==> flow/design.v <==
`timescale 1ns / 1ps
module thresholding(
    input wire clk, reset, enable,
    input wire signed [11 : 0] sig,
    output reg signed [11 : 0] y,
    output reg done,
    output reg [11 : 0] id
    );
parameter N = 2048, W = 13, threshold = 84, MEAN = 958;
localparam IDLE = 1'b0,
           WAIT = 2'b1,
           WORKING = 1'b1;
reg signed [11 : 0] d [0 : W - 1];  
reg signed [11 : 0] th;
reg signed [16 : 0] sum;
reg signed [11 : 0] curr_avg;
wire signed [11 : 0] din_curr_avg;
wire signed [16 : 0] din_sum;
reg state;
wire signed [11 : 0] mean;
wire signed [11 : 0] sig_diff;
assign din_curr_avg = din_sum/W;
assign mean = MEAN;
assign sig_diff = sig - mean;
assign din_sum = (sum + sig_diff - d[W - 1]);
integer i, j;
always @ (posedge clk)
begin
    if(reset) begin
        for(i = 0; i < W; i = i + 1) begin
            d[i] <= 12'b0;
        end
        sum <= 17'b0;
        curr_avg <= 12'b0;
        th <= threshold;
        state <= IDLE;
        done <= 1'b0;
        id <= 12'b0;
    end
    else begin
        case(state)
        IDLE: begin
            if(enable == 1'b1) begin
                state <= WORKING;
                id <= 12'b111111111111;
            end
            done <= 1'b0;
        end
        WORKING: begin
            sum <= din_sum;
            curr_avg <= din_curr_avg;
            for(j = 1; j < W; j = j + 1) begin
                d[j] <= d[j - 1];
            end
            d[0] <= sig_diff;
            if(sig_diff >= th + curr_avg) begin
                y <= sig_diff;
            end
            else begin
                y <= 12'b0;
            end
            done <= 1'b1;
            id = id + 1;
            if(id == 2047)
                state <= IDLE;
        end
        endcase
    end
end
endmodule
# Reports on thresholding
# Tool output for the design above, in the order of the flow.
# Lines are those of the file above, counted from 1.
# Operators: Yosys type, input widths -> output width; for muxes data width and select width s.
# Library cell names are shortened.
setup:
  top_module: "thresholding"
  clk_port: "clk"
  library: "sky130hd"
  corner: "tt_025C_1v80"

# Elaborated design
# Counts by Yosys on the flattened word-level netlist (proc, flatten, opt, wreduce). Print and check cells are left out. Cells with the same type and inputs are merged into one.
bits:
  register_bits: 211
  in_bits: 15
  output_inout_bits: 25
  word_cells: 37
op_classes:
  add_sub_neg: 5
  div: 1
  compare: 1
  equal: 2
  muxes: 6
  bitwise: 2
  reduce_and_logical: 1
op_table:
  columns: ["cell", "count"]
  rows:
  - ["$div 17x5->32 const B", 1]
  - ["$pmux 12 s2", 1]
  - ["$add 17x12->17", 1]
  - ["$sub 17x12->17", 1]
  - ["$add 12x1->12 const B", 1]
  - ["$sub 12x11->12 const B", 1]
  - ["$eq 12x11->1 const B", 1]
  - ["$ge 12x12->1", 1]
  - ["$add 8x12->12 const A", 1]
  - ["$mux 12", 1]
  - ["$pmux 1 s2", 2]
  - ["$not 1->1", 2]
  - ["$ne 2x2->1 const B", 1]
  - ["$reduce_and 2->1", 1]
  - ["$mux 1", 2]

# Depth
# Depth = most cells in a row (Yosys ltp): at word level without a register or memory, in the mapped netlist without a sequential cell, where the memories' decode and read muxes count.
depth:
  ltp_word: 4
  ABC_AREA: 0
  depth_mapped: 57

# Netlist
# Yosys stat after the flow's synthesis: flattened, memories mapped to cells. It holds for the ABC_AREA given above (unset counts as 0); a run with the other value may have another netlist.
synth_totals:
  cell_count: 1533
  mapped_area_um2: 13326.5
  flip_flops: 211
by_type:
  columns: ["cell", "count", "area_total_um2"]
  rows:
  - ["dfxtp_1", 199, 3.98E+03]
  - ["mux2i_1", 180, 1.8E+03]
  - ["nor2_1", 256, 960.922]
  - ["ha_1", 39, 487.968]
  - ["edfxtp_1", 12, 360.346]
  - ["xnor2_1", 41, 359.094]
  - ["fa_1", 16, 320.307]
  - ["a211oi_1", 41, 307.795]
  - ["inv_1", 75, 281.52]
  - ["xor2_1", 31, 271.51]
  - ["a21oi_1", 49, 245.235]
  - ["nand2_1", 60, 225.216]
  - ["nand3_1", 45, 225.216]
  - ["o21ai_0", 44, 220.211]
  - ["clkbuf_1", 46, 172.666]
  - ["nor3_1", 32, 160.154]
  - ["o211ai_1", 17, 127.622]
  - ["and2_1", 19, 118.864]
# Other cell types: 91; their cells: 331.

# Timing after synthesis
# OpenSTA on the mapped netlist: ideal clock, no wires. The path of least setup slack (recovery checks aside). Input and output delay are each 20% of the period. Register names are those of the netlist, which keeps one name where synthesis merged equal registers.
synth_timing:
  path_type: "input to register"
  startpoint: "input port sig[1]"
  endpoint: "register curr_avg[10]"
  tclk_ns: 14.0
  arrival_time_ns: 13.711
  t_required_ns: 13.872
  setup_slack_ns: 0.161
  delay_ns: 11.039
  driving_pins: 53
  n_path_buf: 4
  synth_period_reached_ns: 13.839
# "delay_ns" is the arrival time less input delay plus setup time.
# "driving_pins" counts driving pins, that of a launching flip-flop among them; a cell with two outputs on the path counts twice.
# "synth_period_reached_ns" = period - worst setup slack (recovery checks aside). The figure is calculated, with input and output delays left at 20% of the set period.
# The rows between start and end are the longest chain of elaborated cells between them; the timing report does not say that the signal goes this way. Where chains are equally long, one stands for them.
# A line is the first line of the expression or statement that the cell stems from. Yosys adds cells for indexed reads and writes and turns some case tables into memories.
synth_via:
  path_cell_list: "ha_1 a41oi_2 o21bai_1 xor2_2 fa_1 inv_1 ha_1 clkbuf_1 nand2_1 nor4_1 o21ai_0 o31a_1 and3_1 clkbuf_1 a31o_2 a221o_1 a2111oi_2 nor3_1 (+17 left out) ha_1 inv_1 a221oi_1 nor3_1 nor2_1 inv_1 ha_1 nor3_1 mux2i_1 a32oi_2 o21a_1 o21a_2 o2111a_1 ha_1 a31oi_1 xor2_1 mux2i_1 nor2_1"
  elab_chain_len: 4
synth_lines:
  columns: ["element", "line_no", "source"]
  rows:
  - ["from (decl)", 4, "input wire signed [11 : 0] sig,"]
  - ["$sub 12x11->12", 24, "assign sig_diff = sig - mean;"]
  - ["$add 17x12->17", 25, "assign din_sum = (sum + sig_diff - d[W - 1]);"]
  - ["$sub 17x12->17", 25, null]
  - ["$div 17x5->32", 22, "assign din_curr_avg = din_sum/W;"]
  - ["to (assign)", 34, "curr_avg <= 12'b0;"]
  - ["to (assign)", 51, "curr_avg <= din_curr_avg;"]
  - ["to (decl)", 16, "reg signed [11 : 0] curr_avg;"]

# Worst path after layout
# From the final timing report of flow run A: the path of least setup slack in the routed layout; clock arrival at registers is part of the times.
layout_timing:
  path_type: "input to register"
  startpoint: "input port sig[6]"
  endpoint: "register curr_avg[6]"
  tclk_ns: 14.0
  arrival_time_ns: 13.96
  t_required_ns: 14.35
  setup_slack_ns: 0.39
  driving_pins: 57
  n_path_buf: 9
# The rows between start and end are the longest chain of elaborated cells between them; the timing report does not say that the signal goes this way. Where chains are equally long, one stands for them.
layout_via:
  path_cell_list: "clkdlybuf4s50_1 a41oi_4 o21bai_2 xor2_2 buf_4 fa_1 inv_1 ha_1 nand4_1 nor2_1 a211oi_2 o21ai_2 xor2_1 buf_4 or3_4 and2_4 buf_4 a2111oi_4 (+21 left out) ha_1 inv_2 a221oi_2 nor3_1 nor2_1 inv_1 ha_2 nor3_2 mux2i_1 a32oi_2 o21a_1 o21a_2 o2111a_2 ha_4 a31oi_1 xor2_1 mux2i_1 nor2_1"
  elab_chain_len: 4
layout_lines:
  columns: ["element", "line_no", "source"]
  rows:
  - ["from (decl)", 4, "input wire signed [11 : 0] sig,"]
  - ["$sub 12x11->12", 24, "assign sig_diff = sig - mean;"]
  - ["$add 17x12->17", 25, "assign din_sum = (sum + sig_diff - d[W - 1]);"]
  - ["$sub 17x12->17", 25, null]
  - ["$div 17x5->32", 22, "assign din_curr_avg = din_sum/W;"]
  - ["to (assign)", 34, "curr_avg <= 12'b0;"]
  - ["to (assign)", 51, "curr_avg <= din_curr_avg;"]
  - ["to (decl)", 16, "reg signed [11 : 0] curr_avg;"]

Subject: flow runs of thresholding

Hi,

Module thresholding, platform sky130hd: 3 stored runs of the flow (Yosys, OpenROAD) with differing settings, in no particular order. Input and output delays are each 20% of the period that was set; the output load is 0.01 pF.
"timing.achieved_period_ns" is the run's clock period less its worst setup slack. It is reckoned from that one timing run; input and output delays stay at 20% of the period that was set.
"timing.worst_path_ns" means the part of the period allowed to the worst setup path (the constraints hold back 20% at inputs and 20% at outputs) less its slack; where the path has registers, the arrival times of their clocks count too.

--- flow run A ---
==> flow/run.sh <==
#!/bin/bash
# the make line also repeats the synthesis and layout settings of config.mk as NAME=value (left out here)
make -C /OpenROAD-flow-scripts/flow DESIGN_CONFIG=/design/flow/config.mk WORK_HOME=/design/flow/orfs CLKGATE_MAP_FILE= finish
==> flow/config.mk <==
export PLATFORM = sky130hd
export DESIGN_NAME = thresholding
export DESIGN_NICKNAME = thresholding
export VERILOG_FILES = /design/flow/design.v
export SDC_FILE = /design/flow/constraint.sdc
export NUM_CORES = 4
export LEC_CHECK = 0
export CAP_MARGIN = 20
export CORE_ASPECT_RATIO = 1.43
export CORE_MARGIN = 2
export CORE_UTILIZATION = 55
export HOLD_SLACK_MARGIN = -0.04
export PLACE_DENSITY_LB_ADDON = 0.26
export SLEW_MARGIN = 20
==> flow/constraint.sdc <==
create_clock -name core_clock -period 14.0 [get_ports {clk}]
set_input_delay 2.8000 -clock core_clock [delete_from_list [all_inputs] [get_ports {clk}]]
set_output_delay 2.8000 -clock core_clock [all_outputs]
set_load 0.01 [all_outputs]

==> results, as YAML <==
results:
  timing.setup.tns_ns: 0.000
  timing.achieved_period_ns: 13.608
  worst_setup_slack_ns: 0.392
  synth_chip_area_um2: 13326.5
  timing.worst_path_ns: 10.81
  path_kind: "input to register"
  holdWs_ns: 0.479
  finish.stdcell_area_um2: 17369.2
  total_die_area_um2: 25511.1
  util_pct: 72.4

--- flow run B ---
==> flow/run.sh <==
#!/bin/bash
# the make line also repeats the synthesis and layout settings of config.mk as NAME=value (left out here)
make -C /OpenROAD-flow-scripts/flow DESIGN_CONFIG=/design/flow/config.mk WORK_HOME=/design/flow/orfs CLKGATE_MAP_FILE= finish
==> flow/config.mk <==
export PLATFORM = sky130hd
export DESIGN_NAME = thresholding
export DESIGN_NICKNAME = thresholding
export VERILOG_FILES = /design/flow/design.v
export SDC_FILE = /design/flow/constraint.sdc
export NUM_CORES = 4
export LEC_CHECK = 0
export CAP_MARGIN = 15
export CELL_PAD_IN_SITES_DETAIL_PLACEMENT = 2
export CELL_PAD_IN_SITES_GLOBAL_PLACEMENT = 3
export CORE_ASPECT_RATIO = 1.5
export CORE_MARGIN = 2
export CORE_UTILIZATION = 58
export CTS_CLUSTER_DIAMETER = 192
export GPL_ROUTABILITY_DRIVEN = 0
export MAX_ROUTING_LAYER = met4
export MIN_ROUTING_LAYER = met1
export PLACE_DENSITY = 0.64
export SLEW_MARGIN = 35
==> flow/constraint.sdc <==
create_clock -name core_clock -period 9.82 [get_ports {clk}]
set_input_delay 1.9640 -clock core_clock [delete_from_list [all_inputs] [get_ports {clk}]]
set_output_delay 1.9640 -clock core_clock [all_outputs]
set_load 0.01 [all_outputs]

==> results, as YAML <==
outcome: "unfinished; error GPL-0301 in placement"

--- flow run C ---
==> flow/run.sh <==
#!/bin/bash
# the make line also repeats the synthesis and layout settings of config.mk as NAME=value (left out here)
make -C /OpenROAD-flow-scripts/flow DESIGN_CONFIG=/design/flow/config.mk WORK_HOME=/design/flow/orfs CLKGATE_MAP_FILE= finish
==> flow/config.mk <==
export PLATFORM = sky130hd
export DESIGN_NAME = thresholding
export DESIGN_NICKNAME = thresholding
export VERILOG_FILES = /design/flow/design.v
export SDC_FILE = /design/flow/constraint.sdc
export NUM_CORES = 4
export LEC_CHECK = 0
export ABC_AREA = 1
export CAP_MARGIN = 20
export CELL_PAD_IN_SITES_DETAIL_PLACEMENT = 0
export CORE_MARGIN = 2
export CORE_UTILIZATION = 34
export CTS_CLUSTER_DIAMETER = 55
export CTS_CLUSTER_SIZE = 45
export GPL_ROUTABILITY_DRIVEN = 0
export GPL_TIMING_DRIVEN = 0
export PLACE_DENSITY_LB_ADDON = 0.17
export SETUP_SLACK_MARGIN = 2.27
export SLEW_MARGIN = 0
export TNS_END_PERCENT = 20
==> flow/constraint.sdc <==
create_clock -name core_clock -period 12.6 [get_ports {clk}]
set_input_delay 2.5200 -clock core_clock [delete_from_list [all_inputs] [get_ports {clk}]]
set_output_delay 2.5200 -clock core_clock [all_outputs]
set_load 0.01 [all_outputs]

==> results, as YAML <==
results:
  util_pct: 45.2
  total_die_area_um2: 37287.6
  timing.achieved_period_ns: 11.844
  worst_setup_slack_ns: 0.756
  holdWs_ns: 0.469
  timing.setup.tns_ns: 0.000
  timing.worst_path_ns: 9.32
  path_kind: "input to register"
  synth_chip_area_um2: 12157.9
  finish.stdcell_area_um2: 16011.6

Regards
